==> flow/design.v <==
module Mux #(parameter N = 4)(
	input [N-1:0] A, B,
	input S,
	output [N-1:0] C
);
assign C = S? A: B;
endmodule 
module Adder #(parameter N = 4)(
    input [N-1:0] A,B,
    output [N-1:0] C
);
assign C = A+B;
endmodule
module Register #(parameter N = 10) (
	input clk, rst,
	input [N-1:0] D,
	input en,
	output logic [N-1:0] Q
);
always_ff @(posedge clk or posedge rst)
	if(rst) Q <= 10'h00;
	else if(en)
		Q <= D;
endmodule 
module Register_File(
    input  logic [3:0] A1, A2, A3,
    input  logic       clk,
    input  logic       rst,
    input  logic       WE3,
    input  logic [31:0] WD3,
    input  logic [31:0] R15,
    output logic [31:0] RD1, RD2
);
    logic [31:0] rf [14:0];   
    always_ff @(posedge clk) begin
        if (rst) begin
            for (int i = 0; i < 15; i++)
                rf[i] <= 32'h00000000;
        end else if (WE3) begin
            rf[A3] <= WD3;
        end
    end
    assign RD1 = (A1 == 4'b1111) ? R15 : rf[A1];
    assign RD2 = (A2 == 4'b1111) ? R15 : rf[A2];
endmodule
module Extender(
    input  logic [23:0] A,
    input  logic [1:0] ImmSrc,
    output logic [31:0] Out
);
 always_comb
    case(ImmSrc)
    2'b00: Out={24'b0,A[7:0]};
    2'b01: Out={20'b0,A[11:0]};
    2'b10: Out={{6{A[23]}},A[23:0],2'b00};
    default: Out=32'bx; 
    endcase
 endmodule
module ALU #(parameter N = 32)(
    input  logic [N-1:0] A,
    input  logic [N-1:0] B,
    input  logic [1:0]   ALUCtrl,
    output logic [N-1:0] Result,
    output logic [3:0]   Flags  
);
    logic [N:0] pre_Result;   
    logic [N:0] pre_Sub;      
    always_comb begin
        Result     = '0;
        pre_Result = '0;
        pre_Sub    = '0;
        Flags      = 4'b0000;
        case (ALUCtrl)
            2'b10: begin   
                Result = A & B;
            end
            2'b11: begin   
                Result = A | B;
            end
            2'b00: begin   
                pre_Result = {1'b0, A} + {1'b0, B};
                Result     = pre_Result[N-1:0];
                Flags[2]   = pre_Result[N];   
                Flags[3]   = (A[N-1] == B[N-1]) && (Result[N-1] != A[N-1]);  
            end
            2'b01: begin   
                pre_Sub    = {1'b0, A} - {1'b0, B};
                Result     = pre_Sub[N-1:0];
                Flags[2]   = pre_Sub[N];   
                Flags[3]   = (A[N-1] != B[N-1]) && (Result[N-1] != A[N-1]);  
            end
        endcase
        Flags[0] = (Result == 0);      
        Flags[1] = Result[N-1];        
    end
endmodule
module Condition_Check(
    input  logic [3:0] Flag,   
    input  logic [3:0] Cond,
    output logic       CondEx
);
logic V, C, N, Z;
assign {V, C, N, Z} = Flag;
always_comb begin
    case (Cond)
        4'b0000: CondEx = Z;                      
        4'b0001: CondEx = ~Z;                     
        4'b0010: CondEx = C;                      
        4'b0011: CondEx = ~C;                     
        4'b0100: CondEx = N;                      
        4'b0101: CondEx = ~N;                     
        4'b0110: CondEx = V;                      
        4'b0111: CondEx = ~V;                     
        4'b1000: CondEx = ~Z & C;                 
        4'b1001: CondEx = Z | ~C;                 
        4'b1010: CondEx = ~(N ^ V);               
        4'b1011: CondEx = N ^ V;                  
        4'b1100: CondEx = ~Z & ~(N ^ V);          
        4'b1101: CondEx = Z | (N ^ V);            
        4'b1110: CondEx = 1'b1;                   
        default: CondEx = 1'b0;                   
    endcase
end
endmodule
module Decoder (
	input logic [1:0] Op,
	input logic[5:0] Funct,
	input logic[3:0] Rd,
	output logic [1:0] FlagW,
	output logic PCS, RegW, MemW, MemtoReg, ALUSrc, 
	output logic [1:0] ImmSrc, RegSrc, ALUControl,
	output logic NoWrite
);
	logic Branch, ALUOP;
	PC_Logic pc_logic_inst(
		.Rd(Rd),
		.Branch(Branch), 
		.RegW(RegW),
		.PCS(PCS)
	);
	Main_Decoder main_decoder_inst(
		.Op(Op),
		.Funct(Funct),
		.Branch(Branch), 
		.RegW(RegW), 
		.MemW(MemW), 
		.MemtoReg(MemtoReg), 
		.ALUSrc(ALUSrc), 
		.ImmSrc(ImmSrc), 
		.RegSrc(RegSrc),
		.ALUOP(ALUOP)
	);
	ALU_Decoder alu_decoder_inst (
		.ALUOP(ALUOP),
		.Funct(Funct[4:0]),
		.ALUControl(ALUControl), 
		.FlagW(FlagW),
		.NoWrite(NoWrite)
	);
endmodule 
module PC_Logic (
	input logic [3:0] Rd,
	input logic Branch, RegW,
	output logic PCS
);
	assign PCS = ((Rd == 4'd15) & RegW) | Branch;
endmodule 
module Main_Decoder (
	input logic [1:0] Op,
	input logic [5:0] Funct,
	output logic Branch, RegW, MemW, MemtoReg, ALUSrc, 
	output logic [1:0] ImmSrc, RegSrc,
	output logic ALUOP
);
    always_comb begin
	     Branch = 0;
        RegW = 0;
        MemW = 0;
        MemtoReg = 0;
        ALUSrc = 0;
        ImmSrc = 2'b00;
        RegSrc = 2'b00;
        ALUOP = 0;
        case (Op)
            2'b00: begin
					 Branch = 0;
					 MemtoReg = 0;
					 MemW = 0;
					 RegW = 1;
					 ALUOP = 1;
                if (Funct[5] == 1'b0) begin
                    ALUSrc = 0;
                    RegSrc = 2'b00;
                end else begin
                    ALUSrc = 1;
                    ImmSrc = 2'b00;
                    RegSrc = 2'b00;  
                end
            end
            2'b01: begin
					 Branch = 0;
					 ALUSrc = 1;
					 ImmSrc = 2'b01;
					 ALUOP = 0;
                if (Funct[0] == 1'b0) begin
                    MemW  = 1;
                    RegW  = 0;
                    RegSrc = 2'b10;
                end else begin
						  MemtoReg = 1;
						  MemW = 0;
						  RegW = 1;
						  RegSrc = 2'b00;
                end
            end
            2'b10: begin
					 Branch = 1;
					 MemtoReg = 0;
					 MemW = 0;
					 ALUSrc = 1;
					 ImmSrc = 2'b10;
					 RegW = 0;
					 RegSrc = 2'b01;
					 ALUOP = 0;
            end
        endcase
    end
endmodule
module ALU_Decoder (
	input logic ALUOP,
	input logic [4:0] Funct,
	output logic [1:0] ALUControl, FlagW,
	output logic NoWrite
);
	always_comb begin
		 case (ALUOP)
			  1'b0: begin
					ALUControl = 2'b00;
					FlagW      = 2'b00;
					NoWrite    = 1'b0;
			  end
			  1'b1: begin
					case (Funct[4:1])
						 4'b0100: begin
							  ALUControl = 2'b00;
							  FlagW      = Funct[0] ? 2'b11 : 2'b00;
							  NoWrite    = 1'b0;
						 end
						 4'b0010: begin
							  ALUControl = 2'b01;
							  FlagW      = Funct[0] ? 2'b11 : 2'b00;
							  NoWrite    = 1'b0;
						 end
						 4'b0000: begin
							  ALUControl = 2'b10;
							  FlagW      = Funct[0] ? 2'b10 : 2'b00;
							  NoWrite    = 1'b0;
						 end
						 4'b1100: begin
							  ALUControl = 2'b11;
							  FlagW      = Funct[0] ? 2'b10 : 2'b00;
							  NoWrite    = 1'b0;
						 end
						 4'b1010: begin 
							  ALUControl = 2'b01;
							  FlagW = 2'b11;
							  NoWrite = 1'b1;
						 end
						 default: begin
							  ALUControl = 2'b00;
							  FlagW      = 2'b00;
							  NoWrite    = 1'b0;
						 end
					endcase
			  end
		 endcase
	end
endmodule 
module Control_Unit(
    input  logic [3:0] Cond,
    input  logic [1:0] Op,
    input  logic [5:0] Funct,
    input  logic [3:0] Rd,
    input  logic [3:0] Flags,
    input  logic       clk,
    input  logic       rst,
    output logic       PCSrc,
    output logic       MemtoReg,
    output logic       MemWrite,
    output logic [1:0] ALUControl,
    output logic       ALUSrc,
    output logic [1:0] ImmSrc,
    output logic       RegWrite,
    output logic [1:0] RegSrc
);
    logic       RegW;
    logic       MemW;
    logic       ALUOP;
    logic       Branch;
    logic       PCS;
    logic       CondEx;
    logic [1:0] FlagW;
    logic [3:0] ALUfLags;
	 logic NoWrite;
	Decoder decoder_inst (
		.Op(Op),
		.Funct(Funct),
		.Rd(Rd),
		.FlagW(FlagW),
		.PCS(PCS), 
		.RegW(RegW), 
		.MemW(MemW), 
		.MemtoReg(MemtoReg), 
		.ALUSrc(ALUSrc), 
		.ImmSrc(ImmSrc), 
		.RegSrc(RegSrc), 
		.ALUControl(ALUControl),
		.NoWrite(NoWrite)
	);
    Register #(2) Register_Flag1(
        .clk(clk), 
        .rst(rst),
        .D(Flags[3:2]),
        .en(FlagW[1] & CondEx),
        .Q(ALUfLags[3:2])
    );
    Register #(2) Register_Flag2(
        .clk(clk), 
        .rst(rst),
        .D(Flags[1:0]),
        .en(FlagW[0] & CondEx),
        .Q(ALUfLags[1:0])
    );
    Condition_Check inst_Condition_Check(
        .Flag(ALUfLags), 
        .Cond(Cond), 
        .CondEx(CondEx)
    );
    assign PCSrc     = PCS & CondEx & ~NoWrite;
    assign RegWrite  = RegW & CondEx;
    assign MemWrite  = MemW & CondEx;
endmodule
module CPU (
	input logic clk, rst,
	input logic [31:0] Instr,
	input logic [31:0] ReadData,
	output logic [31:0] WriteData,
	output logic MemWrite,
	output logic [31:0] PC,
	output logic [31:0] ALUResult,
	output logic [31:0] Result
);
	logic [3:0] RA1, RA2;
	logic [31:0] SrcA, SrcB;
	logic [31:0] next_PC, PCPlus4, PCPlus8;
	logic [31:0] ExtImm;
	logic PCSrc;
	logic MemtoReg;
	logic [1:0] ALUControl;
	logic ALUSrc;
	logic [1:0] ImmSrc;
	logic RegWrite;
	logic [1:0] RegSrc;
	logic [3:0] AluFlags;
	logic started;
	logic load_PC;
	always_ff @(posedge clk or posedge rst) begin
		if (rst)
			started <= 0;
		else
			started <= 1;
	end
	assign load_PC = started;
	Mux #(.N(32)) next_PC_inst (
		.A(Result),
		.B(PCPlus4),
		.S(PCSrc),
		.C(next_PC)
	);
	Register #(.N(32)) PC_Register (
		.clk(clk), 
		.rst(rst),
		.D(next_PC),
		.en(load_PC),
		.Q(PC)
	);
	Mux #(.N(4)) RA1_inst (
		.A(4'd15),
		.B(Instr[19:16]),
		.S(RegSrc[0]),
		.C(RA1)
	);
	Mux #(.N(4)) RA2_inst (
		.A(Instr[15:12]),
		.B(Instr[3:0]),
		.S(RegSrc[1]),
		.C(RA2)
	);
	Adder #(.N(32)) PCPlus4_inst (
		.A(PC),
		.B(32'd4),
		.C(PCPlus4)
	);
	Adder #(.N(32)) PCPlus8_inst (
		.A(32'd8),
		.B(PC),
		.C(PCPlus8)
	);
	Register_File Reg_file_inst (
		.A1(RA1),
		.A2(RA2),
		.A3(Instr[15:12]),
		.clk(clk),
		.rst(rst),
		.WE3(RegWrite),
		.R15(PCPlus8),
		.RD1(SrcA),
		.RD2(WriteData),
		.WD3(Result)
	);
	Extender Extender_ins (
		.A(Instr[23:0]),
		.ImmSrc(ImmSrc),
		.Out(ExtImm)
	);
	Mux #(.N(32)) ALUSrc_inst (
		.A(ExtImm),
		.B(WriteData),
		.S(ALUSrc),
		.C(SrcB)
	);
	ALU #(.N(32)) ALU_inst (
		.A(SrcA),
		.B(SrcB),
		.ALUCtrl(ALUControl),
		.Result(ALUResult),
		.Flags(AluFlags)
	);
	Mux #(.N(32)) MemToReg_inst (
		.A(ReadData),
		.B(ALUResult),
		.S(MemtoReg),
		.C(Result)
	);
	Control_Unit CU_Inst (
		.clk(clk),
		.rst(rst),
		.Cond(Instr[31:28]),
		.Op(Instr[27:26]),
		.Funct(Instr[25:20]),
		.Rd(Instr[15:12]),
		.Flags(AluFlags),
		.PCSrc(PCSrc),
		.MemtoReg(MemtoReg),
		.MemWrite(MemWrite),
		.ALUControl(ALUControl),
		.ALUSrc(ALUSrc),
		.ImmSrc(ImmSrc),
		.RegWrite(RegWrite),
		.RegSrc(RegSrc)
	);
endmodule
# == Tool chain data of CPU ==
# Tool output for the design above, in the order of the flow.
# Line numbers count from 1 in the design file above.
# Operators carry their Yosys type and port widths (W data, S select, Z words).
# Library cell names are shortened.
# A cell with -- has no value.
# setup
top_module,CPU
clk_port,clk
library,sky130hd
pvt_corner,tt_025C_1v80

# == Word-level counts ==
# Yosys after proc, flatten, opt, wreduce and memory -nomap, before mapping. Memory bits, and registers merged into a memory's read port (data or address), are not among the register bits. Print and check cells are not counted. Equal cells are merged and count once.
# Memory sizes are those after Yosys's memory passes, which may raise the word count (mostly to a power of two), join words into wider ones and drop unused or constant bits.
# op_classes
n_logic,22
reduce_and_logical,13
mux,39
n_addsub,4
equal,32
# ops
op,n
$mux W32,7
$pmux W32 S4,1
$pmux W32 S3,1
$eq A4 B4 Y1 const B,12
$add A32 B32 Y33,1
$sub A32 B32 Y33,1
$add A32 B3 Y32 const B,1
$and A32 B32 Y32,1
$or A32 B32 Y32,1
$logic_not A32 Y1,1
$add A4 B32 Y32 const A,1
$eq A4 B3 Y1 const B,5
$pmux W2 S2,4
$mux W4,4
$pmux W1 S15,1
$eq A4 B2 Y1 const B,3
$pmux W2 S3,2
$mux W1,11
$reduce_or A2 Y1,5
$and A1 B1 Y1,9
$eq A2 B2 Y1 const B,4
$logic_not A4 Y1,2
$not A1 Y1,7
$eq A2 B1 Y1 const B,3
$logic_not A2 Y1,3
$pmux W1 S3,2
$pmux W1 S2,3
$mux W2,3
# Other operator kinds: 6; their cells: 11.
# bits
mem_count,1
output_inout_bits,129
regBits,37
ramBits,512
# mem_list
name,size,width,line_no,text
Reg_file_inst.rf,16,32,34,logic [31:0] rf [14:0];

# == Longest topological paths ==
# Depth = most cells in a row (Yosys ltp): at word level without a register or memory, in the mapped netlist without a sequential cell, where the memories' decode and read muxes count.
# logic_depth
ltp_word,11
abc_area,0
mapped_depth,30
ltp_nobuf,24

# == Netlist ==
# The flow's flattened synthesis, as Yosys stat reports it; memories are mapped. The netlist is that of the ABC_AREA named above (0 if unset); the other value can give another one.
# The area totals of this step are shown rounded.
# types
type,n,type_area_um2
edfxtp_1,482,1.45E+04
mux4_2,117,2.64E+03
nor2_1,681,2.56E+03
ha_1,107,1.34E+03
nand2_1,351,1.32E+03
mux2i_1,110,1.1E+03
o21ai_0,196,980.941
dfrtp_1,37,925.888
clkbuf_1,221,829.546
mux2_2,62,698.17
a21oi_1,137,685.658
inv_1,171,641.866
a31oi_1,99,619.344
xnor2_1,49,429.162
a211oi_1,49,367.853
nor3_1,63,315.302
nor2b_1,47,294.032
buf_2,53,265.254
# Other cell types: 83; their cells: 526.
# mapped
seqArea_um2,15400
ffs,519
cells,3558
buffers,298
mapped_area_um2,34700
# The figures by module come from a second, unflattened synthesis with its own total; it is not the netlist above.
# unflattened
hier_cells,3388
area_unflattened_um2,38900
# Rows give one instance, submodules left out.
# by_module
mod,area_um2,n_inst,seq_area_um2,n_cells
Register_File,26000,1,14400,1770
ALU #(N=32),5340,1,0.0,812
Adder #(N=32),1740,2,0.0,248
Mux #(N=32),544,3,0.0,36
Register #(N=32),1350,1,801,69
Extender,312,1,0.0,45
Condition_Check,194,1,0.0,28
Register #(N=2),76.3,2,50.0,5
ALU_Decoder,129,1,0.0,16
Main_Decoder,119,1,0.0,15
Mux #(N=4),45.0,2,0.0,4
Control_Unit,38.8,1,0.0,5
CPU,36.3,1,25.0,4
PC_Logic,15.0,1,0.0,2
Decoder,0.0,1,0.0,0

# == Timing after synthesis ==
# Source: OpenSTA report_checks on the synthesized netlist (no wires, ideal clock, input and output delay 20% of the period each), path of least setup slack; recovery checks are left aside. Register names are those of the netlist, which keeps one name where synthesis merged equal registers.
# synth_timing
path_type,input port to output port
start,input Instr[27]
end,output Result[26]
in_delay_ns,4.000
clock_period_ns,20.0
stages,24
path_buffers,2
required_ns,16.000
arrival_time_ns,9.370
t_first_pin_ns,4.000
path_delay_ns,5.370
slack_ns,6.630
output_delay_ns,4.000
period_less_setup_slack_ns,13.37
# "path_delay_ns" is the arrival time less input delay plus setup time.
# A path that ends at an output port has no setup time.
# "stages": output pins that drive a net of the path, with the launching flip-flop's if there is one; two outputs of one cell count as two.
# "period_less_setup_slack_ns" is the clock period less the worst setup slack; recovery checks do not enter. This is arithmetic on one report: input and output delays are still those of the set period (20% each).
# The rows between start and end are the longest chain of elaborated cells between them; the timing report does not say that the signal goes this way. Where chains are equally long, one stands for them.
# Each line given opens the expression or statement behind the cell; cells for indexed reads and writes are added by Yosys, which also makes memories of some case tables.
# The chain passes a memory read, where the word-level depth is cut; so it can be longer than that depth.
# synth_between
path_cell_list,inv_1 -> ha_1 -> nand2b_1 -> buf_4 -> mux2i_2 -> mux4_2 -> mux4_2 -> a21oi_1 -> nor2_1 -> a31o_2 -> ha_1 -> fa_1 -> o21bai_1 -> and3b_1 -> nor3_1 -> a2111o_1 -> a31oi_4 -> a21boi_0 -> xnor2_1 -> a21oi_1 -> o21ai_2 -> mux2i_2 -> buf_2 -> inv_1
elab_chain_cells,9
# synth_lines
element,line_no,text
"start, declared",345,"input logic [31:0] Instr,"
$eq A2 B2 Y1,184,case (Op)
$pmux W2 S2,184,
$mux W4,6,assign C = S? A: B;
$mem_v2 Z16 W32,34,logic [31:0] rf [14:0];
$mux W32,44,assign RD2 = (A2 == 4'b1111) ? R15 : rf[A2];
$mux W32,6,
$sub A32 B32 Y33,87,"pre_Sub    = {1'b0, A} - {1'b0, B};"
$pmux W32 S4,73,case (ALUCtrl)
$mux W32,6,
"end, declared",351,output logic [31:0] Result

# == Worst path after layout ==
# From the final timing report of run 1: the path of least setup slack in the routed layout; clock arrival at registers is part of the times.
# layout_timing
path_type,input port to output port
start,input Instr[27]
end,output Result[30]
in_delay_ns,3.44
arrival_time_ns,11.84
output_delay_ns,3.44
required_ns,13.76
slack_ns,1.92
stages,23
t_first_pin_ns,3.44
path_buffers,3
clock_period_ns,17.2
# The rows between start and end are the longest chain of elaborated cells between them; the timing report does not say that the signal goes this way. Where chains are equally long, one stands for them.
# The chain passes a memory read, where the word-level depth is cut; so it can be longer than that depth.
# layout_between
path_cell_list,clkdlybuf4s50_1 -> inv_1 -> ha_1 -> nand2b_1 -> mux2_8 -> buf_4 -> mux4_2 -> mux4_2 -> a21oi_1 -> mux2i_1 -> ha_1 -> nor2_4 -> and3b_1 -> nor3_1 -> a2111o_1 -> a31oi_4 -> a41oi_1 -> xnor2_1 -> a221oi_2 -> nor3_2 -> a21oi_4 -> inv_1 -> clkdlybuf4s50_1
elab_chain_cells,9
# layout_lines
element,line_no,text
"start, declared",345,"input logic [31:0] Instr,"
$eq A2 B2 Y1,184,case (Op)
$pmux W2 S2,184,
$mux W4,6,assign C = S? A: B;
$mem_v2 Z16 W32,34,logic [31:0] rf [14:0];
$mux W32,44,assign RD2 = (A2 == 4'b1111) ? R15 : rf[A2];
$mux W32,6,
$sub A32 B32 Y33,87,"pre_Sub    = {1'b0, A} - {1'b0, B};"
$pmux W32 S4,73,case (ALUCtrl)
$mux W32,6,
"end, declared",351,output logic [31:0] Result

# Record of 3 stored runs of the RTL-to-layout flow on CPU, platform sky130hd. The runs are unordered. Constraints: input delay and output delay 20% of the set period each, output load 0.01 pF.
# "timing.achieved_period_ns": clock period set for the run, less the worst setup slack. It is reckoned from that one timing run; input and output delays stay at 20% of the period that was set.
# "worstPathTime_ns" is the time allowed to the run's worst setup path (the clock period less input and output delay, where it has them) less its slack. Clock arrival times count: a late capture clock shortens it, a late launch clock lengthens it.
# By "power.total_mw" is meant OpenSTA's value without simulated activity: inputs other than the clock are taken to toggle once in ten clock periods, and the tool carries that through the logic.
# Measured values are rounded.
# Among the settings, - means not set for that run.
run,CORE_UTILIZATION,period_ns,CAP_MARGIN,CORE_MARGIN,SLEW_MARGIN,CTS_CLUSTER_DIAMETER,HOLD_SLACK_MARGIN,PLACE_DENSITY_LB_ADDON,SETUP_SLACK_MARGIN,TNS_END_PERCENT,CELL_PAD_IN_SITES_DETAIL_PLACEMENT,CTS_CLUSTER_SIZE,GPL_ROUTABILITY_DRIVEN,MAX_ROUTING_LAYER,MIN_ROUTING_LAYER,tns_ns,worstPathTime_ns,worst_path_kind,setup_ws_ns,power.total_mw,finish.utilization_pct,timing.achieved_period_ns,hold_worst_slack_ns,dieArea_um2,synthesis_area_um2
run 1,44,17.2,20,2,20,-,-,-,-,-,-,-,-,-,-,0.000,8.40,input port to output port,1.92,4.85,50.7,15.276,0.532,81100,34700
run 2,57,21.5,20,5,20,80,0.01,0.18,1.56,50,-,-,-,-,-,0.000,9.01,input port to output port,3.89,3.90,64.8,17.612,0.530,65900,34700
run 3,27,9.65,20,2,20,-,-,0.17,1.14,-,0,48,1,met4,met2,-0.893,5.97,input port to output port,-0.176,11.8,39.1,9.826,0.543,131000,34700
